==> flow/design.v <==
module cgate(
        input   clk,
        input   enable,
        output  func_en
        );
        assign func_en  = (enable)? 1'b1:1'b0;
endmodule
module ctrl(
        input                   clk,
        input                   rst,
        input                   in_en,
        input      [2:0]        fn_sel,
        input                   out_en,
        output reg              busy,
        output reg              valid,
        output reg [3:0]        cnt_cycle,   
        output reg [2:0]        cnt_data   
        );
        parameter WAIT = 2'b00, IN_CAL = 2'b01, OUT = 2'b10;
        reg [1:0] cstate, nstate;
        always@(posedge clk, posedge rst)begin
                if(rst)
                        cnt_cycle <= 4'b0;
                else if(cstate == IN_CAL)
                        cnt_cycle <= cnt_cycle + 1;
        end
        always@(posedge clk, posedge rst)begin
                if(rst)
                        cnt_data <= 3'b0;
                else if(cnt_cycle == 4'd15)
                        cnt_data <= cnt_data + 1;
        end
        always@(posedge clk, posedge rst)begin
                if(rst)
                        cstate <= WAIT;
                else
                        cstate <= nstate;
        end
        always@*begin
                case(cstate)
                        WAIT:begin
                                nstate = IN_CAL;
                        end
                        IN_CAL:begin
                                case(fn_sel)
                                        3'b001, 3'b010, 3'b011:begin
                                                if((cnt_cycle == 4'd15)&&(cnt_data == 3'd7))
                                                        nstate = OUT;
                                                else if(cnt_cycle == 4'd15)
                                                        nstate = WAIT;
                                                else
                                                        nstate = IN_CAL;
                                        end
                                        default:begin 
                                                if(cnt_cycle == 4'd15)
                                                        nstate = WAIT;
                                                else
                                                        nstate = IN_CAL;
                                        end
                                endcase
                        end
                        OUT:
                                nstate = IN_CAL;
                        default:
                                nstate = WAIT;
                endcase
        end
        always@*begin   
                case(cstate)
                        WAIT:begin
                                busy = 1'b0;
                                valid = (out_en  && (fn_sel != 3'b111) && (fn_sel != 3'b110));
                        end
                        IN_CAL:begin
                                busy = (cnt_cycle == 4'd15);
                                if((fn_sel == 3'b111) || (fn_sel == 3'b110))
                                        valid = (out_en && (cnt_cycle == 4'd1));
                                else
                                        valid = out_en;
                        end
                        OUT:begin
                                busy = 1'b0;
                                valid = 1'b1;
                        end
                        default:begin
                                busy = 1'b0;
                                valid = 1'b0;
                        end
                endcase
        end
endmodule
module mux_out(
        input           outf4_en,
        input           outf5_en,
        input           outf6_en,
        input           outf7_en,
        input   [2:0]   fn_sel,
        output reg      out_en
        );
        always@*begin
                case(fn_sel)
                        3'b100:out_en = outf4_en;
                        3'b101:out_en = outf5_en;
                        3'b110:out_en = outf6_en;
                        3'b111:out_en = outf7_en;
                        default:out_en = 1'b0;
                endcase
        end
endmodule
module f1(
        input                   clk,
        input                   rst,
        input                   f1_en,
        input                   valid,
        input [127:0]           data,
        input [3:0]             cnt_cycle,
        input [2:0]             cnt_data,
        output reg[127:0]       out_f1
        );
        reg [127:0]     buff;
        always@(posedge clk, posedge rst)begin
                if(rst)
                        buff <= 128'b0;
                else if(f1_en && (cnt_cycle == 4'd15) && (cnt_data != 3'd0) && (data > buff))
                        buff <= data;
                else if(f1_en && (cnt_cycle == 4'd0) &&(cnt_data == 3'd0))   
                        buff <= 128'b0;
        end
        always@*begin
                if(f1_en)begin
                        if(valid)
                                out_f1 = (buff > data)? buff:data;
                        else
                                out_f1 = 128'b0;
                end
                else
                        out_f1 = 128'b0;
        end
endmodule        
module f2(
        input                   clk,
        input                   rst,
        input                   f2_en,
        input                   valid,
        input [127:0]           data,
        input [3:0]             cnt_cycle,
        input [2:0]             cnt_data,
        output reg[127:0]       out_f2
        );
        reg [127:0]     buff;
        always@(posedge clk, posedge rst)begin
                if(rst)
                        buff <= 128'hFFFF_FFFF_FFFF_FFFF_FFFF_FFFF_FFFF_FFFF;
                else if(f2_en && (cnt_cycle == 4'd15) && (cnt_data != 3'd0) && (data < buff))
                        buff <= data;
                else if(f2_en && (cnt_cycle == 4'd0) && (cnt_data == 3'd0))   
                        buff <= 128'hFFFF_FFFF_FFFF_FFFF_FFFF_FFFF_FFFF_FFFF;
        end
        always@*begin
                if(f2_en)begin
                        if(valid)
                                out_f2 = (buff < data)? buff:data;
                        else
                                out_f2 = 128'b0;
                end
                else
                        out_f2 = 128'b0;
        end
endmodule        
module f3(
        input                   clk,
        input                   rst,
        input                   f3_en,
        input                   valid,
        input [127:0]           data,
        input [3:0]             cnt_cycle,
        input [2:0]             cnt_data,
        output reg[127:0]       out_f3
        );
        reg [130:0]     buff;
        always@(posedge clk, posedge rst)begin
                if(rst)
                        buff <= 131'b0;
                else if(f3_en && (cnt_cycle == 4'd15) && (cnt_data != 3'd0))
                        buff <= buff + data;
                else if(f3_en && (cnt_cycle == 4'd0) &&(cnt_data == 3'd0))   
                        buff <= 131'b0;
        end
        always@*begin
                if(f3_en)begin
                        if(valid)
                                out_f3 = ((buff+data) >> 3);
                        else
                                out_f3 = 128'b0;
                end
                else
                        out_f3 = 128'b0;
        end
endmodule
module f4(
        input                   f4_en,
        input [127:0]           data,
        input [3:0]             cnt_cycle,
        output reg              outf4_en,
        output reg[127:0]       out_f4
        );
        parameter LOW  = 128'h6FFF_FFFF_FFFF_FFFF_FFFF_FFFF_FFFF_FFFF;
        parameter HIGH = 128'hAFFF_FFFF_FFFF_FFFF_FFFF_FFFF_FFFF_FFFF;
        always@*begin
                if(f4_en)begin
                        if((cnt_cycle == 4'd1) && (data > LOW) && (data < HIGH))
                                outf4_en = 1'b1;
                        else
                                outf4_en = 1'b0;
                end
                else
                        outf4_en = 1'b0;
        end
        always@*begin
                if(outf4_en)
                        out_f4 = data;
                else
                        out_f4 = 128'b0;
        end
endmodule
module f5(
        input                   f5_en,
        input [127:0]           data,
        input [3:0]             cnt_cycle,
        output reg              outf5_en,
        output reg[127:0]       out_f5
        );
        parameter LOW  = 128'h7FFF_FFFF_FFFF_FFFF_FFFF_FFFF_FFFF_FFFF;
        parameter HIGH = 128'hBFFF_FFFF_FFFF_FFFF_FFFF_FFFF_FFFF_FFFF;
        always@*begin
                if(f5_en)begin
                        if((cnt_cycle == 4'd1) && (data[15:0] != 16'd0) && ((data < LOW) || (data > HIGH)))
                                outf5_en = 1'b1;
                        else
                                outf5_en = 1'b0;
                end
                else
                        outf5_en = 1'b0;
        end
        always@*begin
                if(outf5_en)
                        out_f5 = data;
                else
                        out_f5 = 128'b0;
        end
endmodule
module f6(
        input                   clk,
        input                   rst,
        input                   f6_en,
        input [127:0]           data,
        input [3:0]             cnt_cycle,
        input [2:0]             cnt_data,
        output reg              outf6_en,
        output reg[127:0]       out_f6
        );
        reg [127:0]             buff, buff_pmax;
        reg                     flag;
        always@(posedge clk, posedge rst)begin
                if(rst)
                        buff <= 128'b0;
                else if(f6_en && (cnt_cycle == 4'd1) && (cnt_data != 3'd0) && (data > buff))
                        buff <= data;
                else if(f6_en && (cnt_cycle == 4'd0) && (cnt_data == 3'd0))   
                        buff <= data;
        end
        always@(posedge clk, posedge rst)begin
                if(rst)begin
                        buff_pmax <= 128'b0;
                        flag <= 1'b0;
                end
                else if(f6_en &&   (buff > buff_pmax))begin
                        buff_pmax <= buff;
                        flag <= 1'b1;
                end
                else if(f6_en && cnt_data == 3'd1)
                        flag <= 1'b0;
        end
        always@*begin
                if(f6_en)begin
                        if(flag && (cnt_data == 3'b0))
                                outf6_en = 1'b1;
                        else
                                outf6_en = 1'b0;
                end
                else
                        outf6_en = 1'b0;
        end
        always@*begin
                if(outf6_en)
                        out_f6 = buff_pmax;
                else
                        out_f6 = 128'b0;
        end
endmodule
module f7(
        input                   clk,
        input                   rst,
        input                   f7_en,
        input [127:0]           data,
        input [3:0]             cnt_cycle,
        input [2:0]             cnt_data,
        output reg              outf7_en,
        output reg[127:0]       out_f7
        );
        reg [127:0]             buff, buff_pmin;
        reg                     flag;
        always@(posedge clk, posedge rst)begin
                if(rst)
                        buff <= 128'hFFFF_FFFF_FFFF_FFFF_FFFF_FFFF_FFFF_FFFF;
                else if(f7_en && (cnt_cycle == 4'd15) && (cnt_data != 3'd0) && (data < buff) && (data != 128'b0))
                        buff <= data;
                else if(f7_en && (cnt_cycle == 4'd0) && (cnt_data == 3'd0) && (data != 128'b0))   
                        buff <= data;
        end
        always@(posedge clk, posedge rst)begin
                if(rst)begin
                        buff_pmin <= 128'hFFFF_FFFF_FFFF_FFFF_FFFF_FFFF_FFFF_FFFF;
                        flag <= 1'b0;
                end
                else if(f7_en &&  (buff < buff_pmin))begin
                        buff_pmin <= buff;
                        flag <= 1'b1;
                end
                else if(f7_en && cnt_data == 3'd1)
                        flag <= 1'b0;
        end
        always@*begin
                if(f7_en)begin
                        if(flag && (cnt_data == 3'd0))
                                outf7_en = 1'b1;
                        else
                                outf7_en = 1'b0;
                end
                else
                        outf7_en = 1'b0;
        end
        always@*begin
                if(outf7_en)
                        out_f7 = (data<buff_pmin)? data:buff_pmin;     
                else
                        out_f7 = 128'b0;
        end
endmodule
module proc(
        input                   clk,
        input                   f1_en,
        input                   f2_en,
        input                   f3_en,
        input                   f4_en,
        input                   f5_en,
        input                   f6_en,
        input                   f7_en,
        input                   rst,
        input                   in_en,
        input                   valid,
        input [7:0]             iot_in,
        input [2:0]             fn_sel,
        input [3:0]             cnt_cycle,
        input [2:0]             cnt_data,
        output                  out_en,
        output reg[127:0]       iot_out
        );
        integer i;
        wire [127:0]    out_f1, out_f2, out_f3, out_f4, out_f5, out_f6, out_f7;
        wire            outf4_en, outf5_en, outf6_en, outf7_en;
        reg  [127:0]    mem;
        reg  [7:0]      buf_in[14:0];
        f1 max(.clk(clk),
               .rst(rst),
               .f1_en(f1_en),
               .data(mem),
               .valid(valid),
               .cnt_cycle(cnt_cycle),
               .cnt_data(cnt_data),
               .out_f1(out_f1)
               );
        f2 min(.clk(clk),
               .rst(rst),
               .f2_en(f2_en),
               .data(mem),
               .valid(valid),
               .cnt_cycle(cnt_cycle),
               .cnt_data(cnt_data),
               .out_f2(out_f2)
               );
        f3 avg(.clk(clk),
               .rst(rst),
               .f3_en(f3_en),
               .valid(valid),
               .data(mem),
               .cnt_cycle(cnt_cycle),
               .cnt_data(cnt_data),
               .out_f3(out_f3)
               );
       f4 ext(.f4_en(f4_en),
               .data(mem),
               .cnt_cycle(cnt_cycle),
               .outf4_en(outf4_en),
               .out_f4(out_f4)
               );
        f5 exc(.f5_en(f5_en),
               .data(mem),
               .cnt_cycle(cnt_cycle),
               .outf5_en(outf5_en),
               .out_f5(out_f5)
               );
        f6 p_max(.clk(clk),
                 .rst(rst),
                 .f6_en(f6_en),
                 .data(mem),
                 .cnt_cycle(cnt_cycle),
                 .cnt_data(cnt_data),
                 .outf6_en(outf6_en),
                 .out_f6(out_f6)
                 );
        f7 p_min(.clk(clk),
                 .rst(rst),
                 .f7_en(f7_en),
                 .data(mem),
                 .cnt_cycle(cnt_cycle),
                 .cnt_data(cnt_data),
                 .outf7_en(outf7_en),
                 .out_f7(out_f7)
                 );
       mux_out mux_out(.outf4_en(outf4_en),
                        .outf5_en(outf5_en),
                        .outf6_en(outf6_en),
                        .outf7_en(outf7_en),
                        .fn_sel(fn_sel),
                        .out_en(out_en)
                        );
        always@(posedge clk, posedge rst)begin
                if(rst)begin
                        mem <= 128'b0;
                        for(i = 0; i < 15; i = i + 1)
                                buf_in[i] <= 8'b0;
                end
                else if(cnt_cycle == 4'd15)
                        mem <= {buf_in[0],  buf_in[1],  buf_in[2],   buf_in[3], buf_in[4], buf_in[5],
                                buf_in[6],  buf_in[7],  buf_in[8],   buf_in[9], buf_in[10], buf_in[11],
                                buf_in[12], buf_in[13], buf_in[14],  iot_in};
                else if(in_en)begin
                        buf_in[cnt_cycle] <= iot_in;
                end
        end
        always@*begin
                case(fn_sel)
                        3'b001:iot_out = out_f1;
                        3'b010:iot_out = out_f2;
                        3'b011:iot_out = out_f3;
                        3'b100:iot_out = out_f4;
                        3'b101:iot_out = out_f5;
                        3'b110:iot_out = out_f6;
                        3'b111:iot_out = out_f7;
                        default: iot_out = 128'd0;
                endcase
        end
endmodule
module IOTDF( clk, rst, in_en, iot_in, fn_sel, busy, valid, iot_out);
        input          clk;
        input          rst;
        input          in_en;
        input  [7:0]   iot_in;
        input  [2:0]   fn_sel;
        output         busy;
        output         valid;
        output [127:0] iot_out;
        wire [3:0] cnt_cycle;
        wire [2:0] cnt_data;
        wire out_en;
        wire f1_en, f2_en, f3_en, f4_en, f5_en, f6_en, f7_en;
        ctrl ctrl0(.clk(clk),
                   .rst(rst),
                   .in_en(in_en),
                   .fn_sel(fn_sel),
                   .out_en(out_en),
                   .busy(busy),
                   .valid(valid),
                   .cnt_cycle(cnt_cycle),
                   .cnt_data(cnt_data)
                   );
        proc proc0(.clk(clk),
                   .f1_en(f1_en),
                   .f2_en(f2_en),
                   .f3_en(f3_en),
                   .f4_en(f4_en),
                   .f5_en(f5_en),
                   .f6_en(f6_en),
                   .f7_en(f7_en),
                   .rst(rst),
                   .valid(valid),
                   .in_en(in_en),
                   .iot_in(iot_in),
                   .fn_sel(fn_sel),
                   .cnt_cycle(cnt_cycle),
                   .cnt_data(cnt_data),
                   .out_en(out_en),
                   .iot_out(iot_out)
                   );
        cgate cg_f1(.clk(clk),
                    .enable(fn_sel == 3'b001),
                    .func_en(f1_en)
                    );
        cgate cg_f2(.clk(clk),
                    .enable(fn_sel == 3'b010),
                    .func_en(f2_en)
                    );
        cgate cg_f3(.clk(clk),
                    .enable(fn_sel == 3'b011),
                    .func_en(f3_en)
                    );
        cgate cg_f4(.clk(clk),
                    .enable(fn_sel == 3'b100),
                    .func_en(f4_en)
                    );
        cgate cg_f5(.clk(clk),
                    .enable(fn_sel == 3'b101),
                    .func_en(f5_en)
                    );
        cgate cg_f6(.clk(clk),
                    .enable(fn_sel == 3'b110),
                    .func_en(f6_en)
                    );
        cgate cg_f7(.clk(clk),
                    .enable(fn_sel == 3'b111),
                    .func_en(f7_en)
                    );
endmodule
== From RTL to reports: IOTDF ==
Tool output for the design above, in the order of the flow.
Line numbers count from 1 in the design file above.
Operators: Yosys type, input widths -> output width; for muxes data width and select width s.
A cell with n/a has no value.
Design
  top: IOTDF
  clock port: clk
  standard-cell library: sky130hd
  library corner: tt_025C_1v80

== Word level ==
Yosys after proc, flatten, opt, wreduce and memory -nomap, before mapping. Print and check cells are not counted. Equal cells are merged and count once.
Word-level totals
  bits of input ports: 14
  output and inout port bits: 130
  bits in registers: 1158
Cells by class
  reductions and logical operators: 72
  equality and inequality tests: 28
  bitwise operators: 1
  magnitude comparators: 13
  add/sub/neg operators: 3
  muxes and demuxes: 51
Operators with widths (count)
  $mux 128: 21
  $pmux 128 s7: 1
  $lt 128x128->1: 5
  $gt 128x128->1: 4
  $mux 131: 2
  $add 131x128->131: 1
  $gt 128x127->1 const B: 1
  $lt 128x127->1 const B: 1
  $gt 128x128->1 const B: 1
  $lt 128x128->1 const B: 1
  $reduce_bool 128->1: 1
  $reduce_and 3->1: 15
  $logic_and 1x1->1: 40
  $eq 4x4->1 const B: 8
  $mux 1: 22
  $reduce_bool 16->1: 1
  $eq 4x3->1 const B: 4
  $eq 3x3->1 const B: 5
  $reduce_bool 2->1: 7
  $eq 4x2->1 const B: 2
  $eq 3x1->1 const B: 2
  $eq 3x2->1 const B: 2
  $ne 3x3->1 const B: 2
  $add 4x1->4 const B: 1
  $eq 4x1->1 const B: 1
  $logic_not 4->1: 1
  $pmux 2 s2: 1
  $pmux 1 s4: 1
Other operator kinds: 12; their cells: 14.

== Logic depth ==
Yosys ltp: most cells in a row. Word level: on the elaborated netlist, between registers, memories and ports. Mapped: between sequential cells and ports; inverters and the memories' decode and read muxes count.
Depth
  word-level depth: 12
  ABC_AREA: 0
  gate-level depth with buffers: 18
  gate-level depth less buffers: 15

== Mapped cells and area ==
Yosys stat after the flow's synthesis: flattened, memories mapped to cells. It holds for the ABC_AREA given above (unset counts as 0); a run with the other value may have another netlist.
The area totals of this step are shown rounded.
Cell types
  sky130_fd_sc_hd__dfrtp_1: count 774, area in all 1.94E+04 um2
  sky130_fd_sc_hd__ha_1: count 1029, area in all 1.29E+04 um2
  sky130_fd_sc_hd__dfstp_2: count 385, area in all 1.01E+04 um2
  sky130_fd_sc_hd__mux2i_1: count 606, area in all 6.07E+03 um2
  sky130_fd_sc_hd__inv_1: count 841, area in all 3.16E+03 um2
  sky130_fd_sc_hd__a21oi_1: count 618, area in all 3.09E+03 um2
  sky130_fd_sc_hd__o21ai_0: count 610, area in all 3.05E+03 um2
  sky130_fd_sc_hd__mux2_2: count 251, area in all 2.83E+03 um2
  sky130_fd_sc_hd__a21o_1: count 275, area in all 2064.48 um2
  sky130_fd_sc_hd__a22o_1: count 213, area in all 1.87E+03 um2
  sky130_fd_sc_hd__nand4_1: count 282, area in all 1.76E+03 um2
  sky130_fd_sc_hd__nand2_1: count 407, area in all 1.53E+03 um2
  sky130_fd_sc_hd__nor2_1: count 323, area in all 1.21E+03 um2
  sky130_fd_sc_hd__a222oi_1: count 97, area in all 970.931 um2
  sky130_fd_sc_hd__clkbuf_1: count 244, area in all 915.878 um2
  sky130_fd_sc_hd__xnor2_1: count 82, area in all 718.189 um2
  sky130_fd_sc_hd__buf_2: count 112, area in all 560.538 um2
  sky130_fd_sc_hd__nor2b_1: count 87, area in all 544.272 um2
Not listed: further types 100, cells in them 1092.
Synthesis totals
  chip area (Yosys): 0.0806 mm2
  sequential part of the area: 0.0295 mm2
  cell count: 8328
  buffer cells: 387
  flip-flops: 1159
By module: a second synthesis without flattening, with its own total; a netlist apart from the flattened one above.
Second synthesis, totals
  cells (unflattened synthesis): 10680
  area (unflattened synthesis): 0.0978 mm2
Each row is one instance without its submodules.
Modules
  f7: cells 2232, area 0.0221 mm2, seq. area 0.00675 mm2, instances 1
  f6: cells 1634, area 0.0174 mm2, seq. area 0.00643 mm2, instances 1
  proc: cells 1360, area 0.0167 mm2, seq. area 0.00621 mm2, instances 1
  f3: cells 1991, area 0.0149 mm2, seq. area 0.00328 mm2, instances 1
  f1: cells 1666, area 0.0124 mm2, seq. area 0.0032 mm2, instances 1
  f2: cells 1164, area 0.0105 mm2, seq. area 0.00336 mm2, instances 1
  f5: cells 363, area 0.00194 mm2, seq. area 0 mm2, instances 1
  f4: cells 211, area 0.00131 mm2, seq. area 0 mm2, instances 1
  ctrl: cells 43, area 0.000485 mm2, seq. area 0.000251 mm2, instances 1
  IOTDF: cells 7, area 0.0000601 mm2, seq. area 0 mm2, instances 1
  cgate: cells 1, area 0.0000075 mm2, seq. area 0 mm2, instances 7
  mux_out: cells 2, area 0.0000288 mm2, seq. area 0 mm2, instances 1

== Worst setup path after synthesis ==
OpenSTA on the mapped netlist: ideal clock, no wires. The path of least setup slack (recovery checks aside). Input and output delay are each 20% of the period. Register names are those of the netlist, which keeps one name where synthesis merged equal registers.
Timing path post-synthesis
  kind: in2out
  start: input port fn_sel[2]
  end: output port iot_out[126]
  setup slack: 3808 ps
  external output delay: 2000 ps
  path delay: 2192 ps
  input delay: 2000 ps
  stages: 11
  period: 10000 ps
  data required time: 8000 ps
  data arrival time: 4192 ps
  launch time at the first pin: 2000 ps
  buffers on the path: 1
  period reached after synthesis: 6192 ps
"path delay" is the arrival time less input delay plus setup time.
At an output port there is no setup time.
"stages": output pins that drive a net of the path, with the launching flip-flop's if there is one; two outputs of one cell count as two.
"period reached after synthesis" = period - worst setup slack (recovery checks aside). The figure is calculated, with input and output delays left at 20% of the set period.
The rows between start and end are the longest chain of elaborated cells between them; the timing report does not say that the signal goes this way. Where chains are equally long, one stands for them.
A line is the first line of the expression or statement that the cell stems from. Yosys adds cells for indexed reads and writes and turns some case tables into memories.
Between the ends, post-synthesis
  cell sequence: sky130_fd_sc_hd__nor3b_1 > sky130_fd_sc_hd__and4_1 > sky130_fd_sc_hd__nor4_2 > sky130_fd_sc_hd__nor4b_2 > sky130_fd_sc_hd__nor3_4 > sky130_fd_sc_hd__inv_2 > sky130_fd_sc_hd__and3_1 > sky130_fd_sc_hd__buf_2 > sky130_fd_sc_hd__a221o_1 > sky130_fd_sc_hd__a221oi_1 > sky130_fd_sc_hd__o311ai_1
  cells in the longest elaborated chain: 10
  elaborated cells between the ends (all ways): 38
RTL lines, path post-synthesis
  from (decl): line 470  | input  [2:0]   fn_sel;
  $eq 3x3->1: line 531  | .enable(fn_sel == 3'b111),
  $mux 1: line 6  | assign func_en  = (enable)? 1'b1:1'b0;
  $mux 1: line 334  | if(f7_en)begin
  $pmux 1 s4: line 101  | case(fn_sel)
  $logic_and 1x1->1: line 77  | valid = (out_en && (cnt_cycle == 4'd1));
  $mux 1: line 76  | if((fn_sel == 3'b111) || (fn_sel == 3'b110))
  $pmux 1 s3: line 69  | case(cstate)
  $mux 128: line 191  | if(valid)
  $mux 128: line 190  | if(f3_en)begin
  $pmux 128 s7: line 453  | case(fn_sel)
  to (decl): line 473  | output [127:0] iot_out;

== Path in the finished layout ==
From the final timing report of run 1: the path of least setup slack in the routed layout; clock arrival at registers is part of the times.
The report prints the path's times to 10 ps; the period is as set.
Timing path post-layout
  kind: reg2out
  start: register proc0.p_min.buff_pmin[37]
  end: output port iot_out[98]
  launch time at the first pin: 840 ps
  data arrival time: 5710 ps
  setup slack: 400 ps
  data required time: 6110 ps
  external output delay: 1530 ps
  stages: 18
  buffers on the path: 3
  period: 7640 ps
The rows between start and end are the longest chain of elaborated cells between them; the timing report does not say that the signal goes this way. Where chains are equally long, one stands for them.
Between the ends, post-layout
  cell sequence: sky130_fd_sc_hd__dfstp_2 > sky130_fd_sc_hd__inv_1 > sky130_fd_sc_hd__ha_1 > sky130_fd_sc_hd__nand4_1 > sky130_fd_sc_hd__nor2_1 > sky130_fd_sc_hd__a2111oi_4 > sky130_fd_sc_hd__a2111oi_4 > sky130_fd_sc_hd__or4_4 > sky130_fd_sc_hd__a21boi_4 > sky130_fd_sc_hd__o2111ai_1 > sky130_fd_sc_hd__o21a_2 > sky130_fd_sc_hd__buf_4 > sky130_fd_sc_hd__nor2_4 > sky130_fd_sc_hd__nor2_4 > sky130_fd_sc_hd__buf_12 > sky130_fd_sc_hd__a222oi_1 > sky130_fd_sc_hd__o21ai_0 > sky130_fd_sc_hd__clkdlybuf4s50_1
  cells in the longest elaborated chain: 4
  elaborated cells between the ends (all ways): 4
  RTL lines with such cells: 3
RTL lines, path post-layout
  from (decl): line 311  | reg [127:0]             buff, buff_pmin;
  from (assign): line 323  | buff_pmin <= 128'hFFFF_FFFF_FFFF_FFFF_FFFF_FFFF_FFFF_FFFF;
  from (assign): line 327  | buff_pmin <= buff;
  $lt 128x128->1: line 345  | out_f7 = (data<buff_pmin)? data:buff_pmin;
  $mux 128: line 345
  $mux 128: line 344  | if(outf7_en)
  $pmux 128 s7: line 453  | case(fn_sel)
  to (decl): line 473  | output [127:0] iot_out;

Wiki page: IOTDF / flow data

Design IOTDF on sky130hd. What follows are 4 stored runs of the flow, each under its own settings; their order means nothing. The constraints put input and output delay at 20% of the set period each and load the outputs with 0.01 pF.
"achieved clock period" means the clock period less the worst setup slack. The figure is calculated, with input and output delays left at 20% of the set period.
"power" is the tool's figure for a default switching activity; nothing was simulated.
Values from the reports are rounded here.
[run 1] settings: CAP_MARGIN=30, CELL_PAD_IN_SITES_GLOBAL_PLACEMENT=0, CORE_UTILIZATION=36, CTS_CLUSTER_DIAMETER=79, GPL_ROUTABILITY_DRIVEN=0, MAX_ROUTING_LAYER=met4, PLACE_DENSITY_LB_ADDON=0.27, SETUP_SLACK_MARGIN=0.41, period_ns=7.64, CORE_MARGIN=2, SLEW_MARGIN=20
[run 1] result: chip area after synthesis (Yosys) 0.0806 mm2, die area 0.228 mm2, utilization 42.4%, worst setup slack after layout 404 ps, power 0.0237 W, achieved clock period 7236 ps
[run 2] settings: CORE_UTILIZATION=40, period_ns=9.32, CAP_MARGIN=20, CORE_MARGIN=2, SLEW_MARGIN=20
[run 2] result: chip area after synthesis (Yosys) 0.0806 mm2, die area 0.205 mm2, utilization 45.3%, worst setup slack after layout 261 ps, power 0.0194 W, achieved clock period 9059 ps
[run 3] settings: ABC_AREA=1, CORE_UTILIZATION=22, CTS_CLUSTER_DIAMETER=184, period_ns=10.0, CAP_MARGIN=20, CORE_MARGIN=2, SLEW_MARGIN=20
[run 3] result: chip area after synthesis (Yosys) 0.0914 mm2, die area 0.42 mm2, utilization 25.0%, worst setup slack after layout 467 ps, power 0.0144 W, achieved clock period 9533 ps
[run 4] settings: CAP_MARGIN=0, CORE_UTILIZATION=38, CTS_CLUSTER_DIAMETER=264, CTS_CLUSTER_SIZE=38, MAX_ROUTING_LAYER=met4, PLACE_DENSITY_LB_ADDON=0.18, SETUP_SLACK_MARGIN=1.57, SLEW_MARGIN=20, period_ns=14.0, CORE_MARGIN=2
[run 4] result: chip area after synthesis (Yosys) 0.0806 mm2, die area 0.216 mm2, utilization 41.0%, worst setup slack after layout 2700 ps, power 0.0107 W, achieved clock period 11303 ps
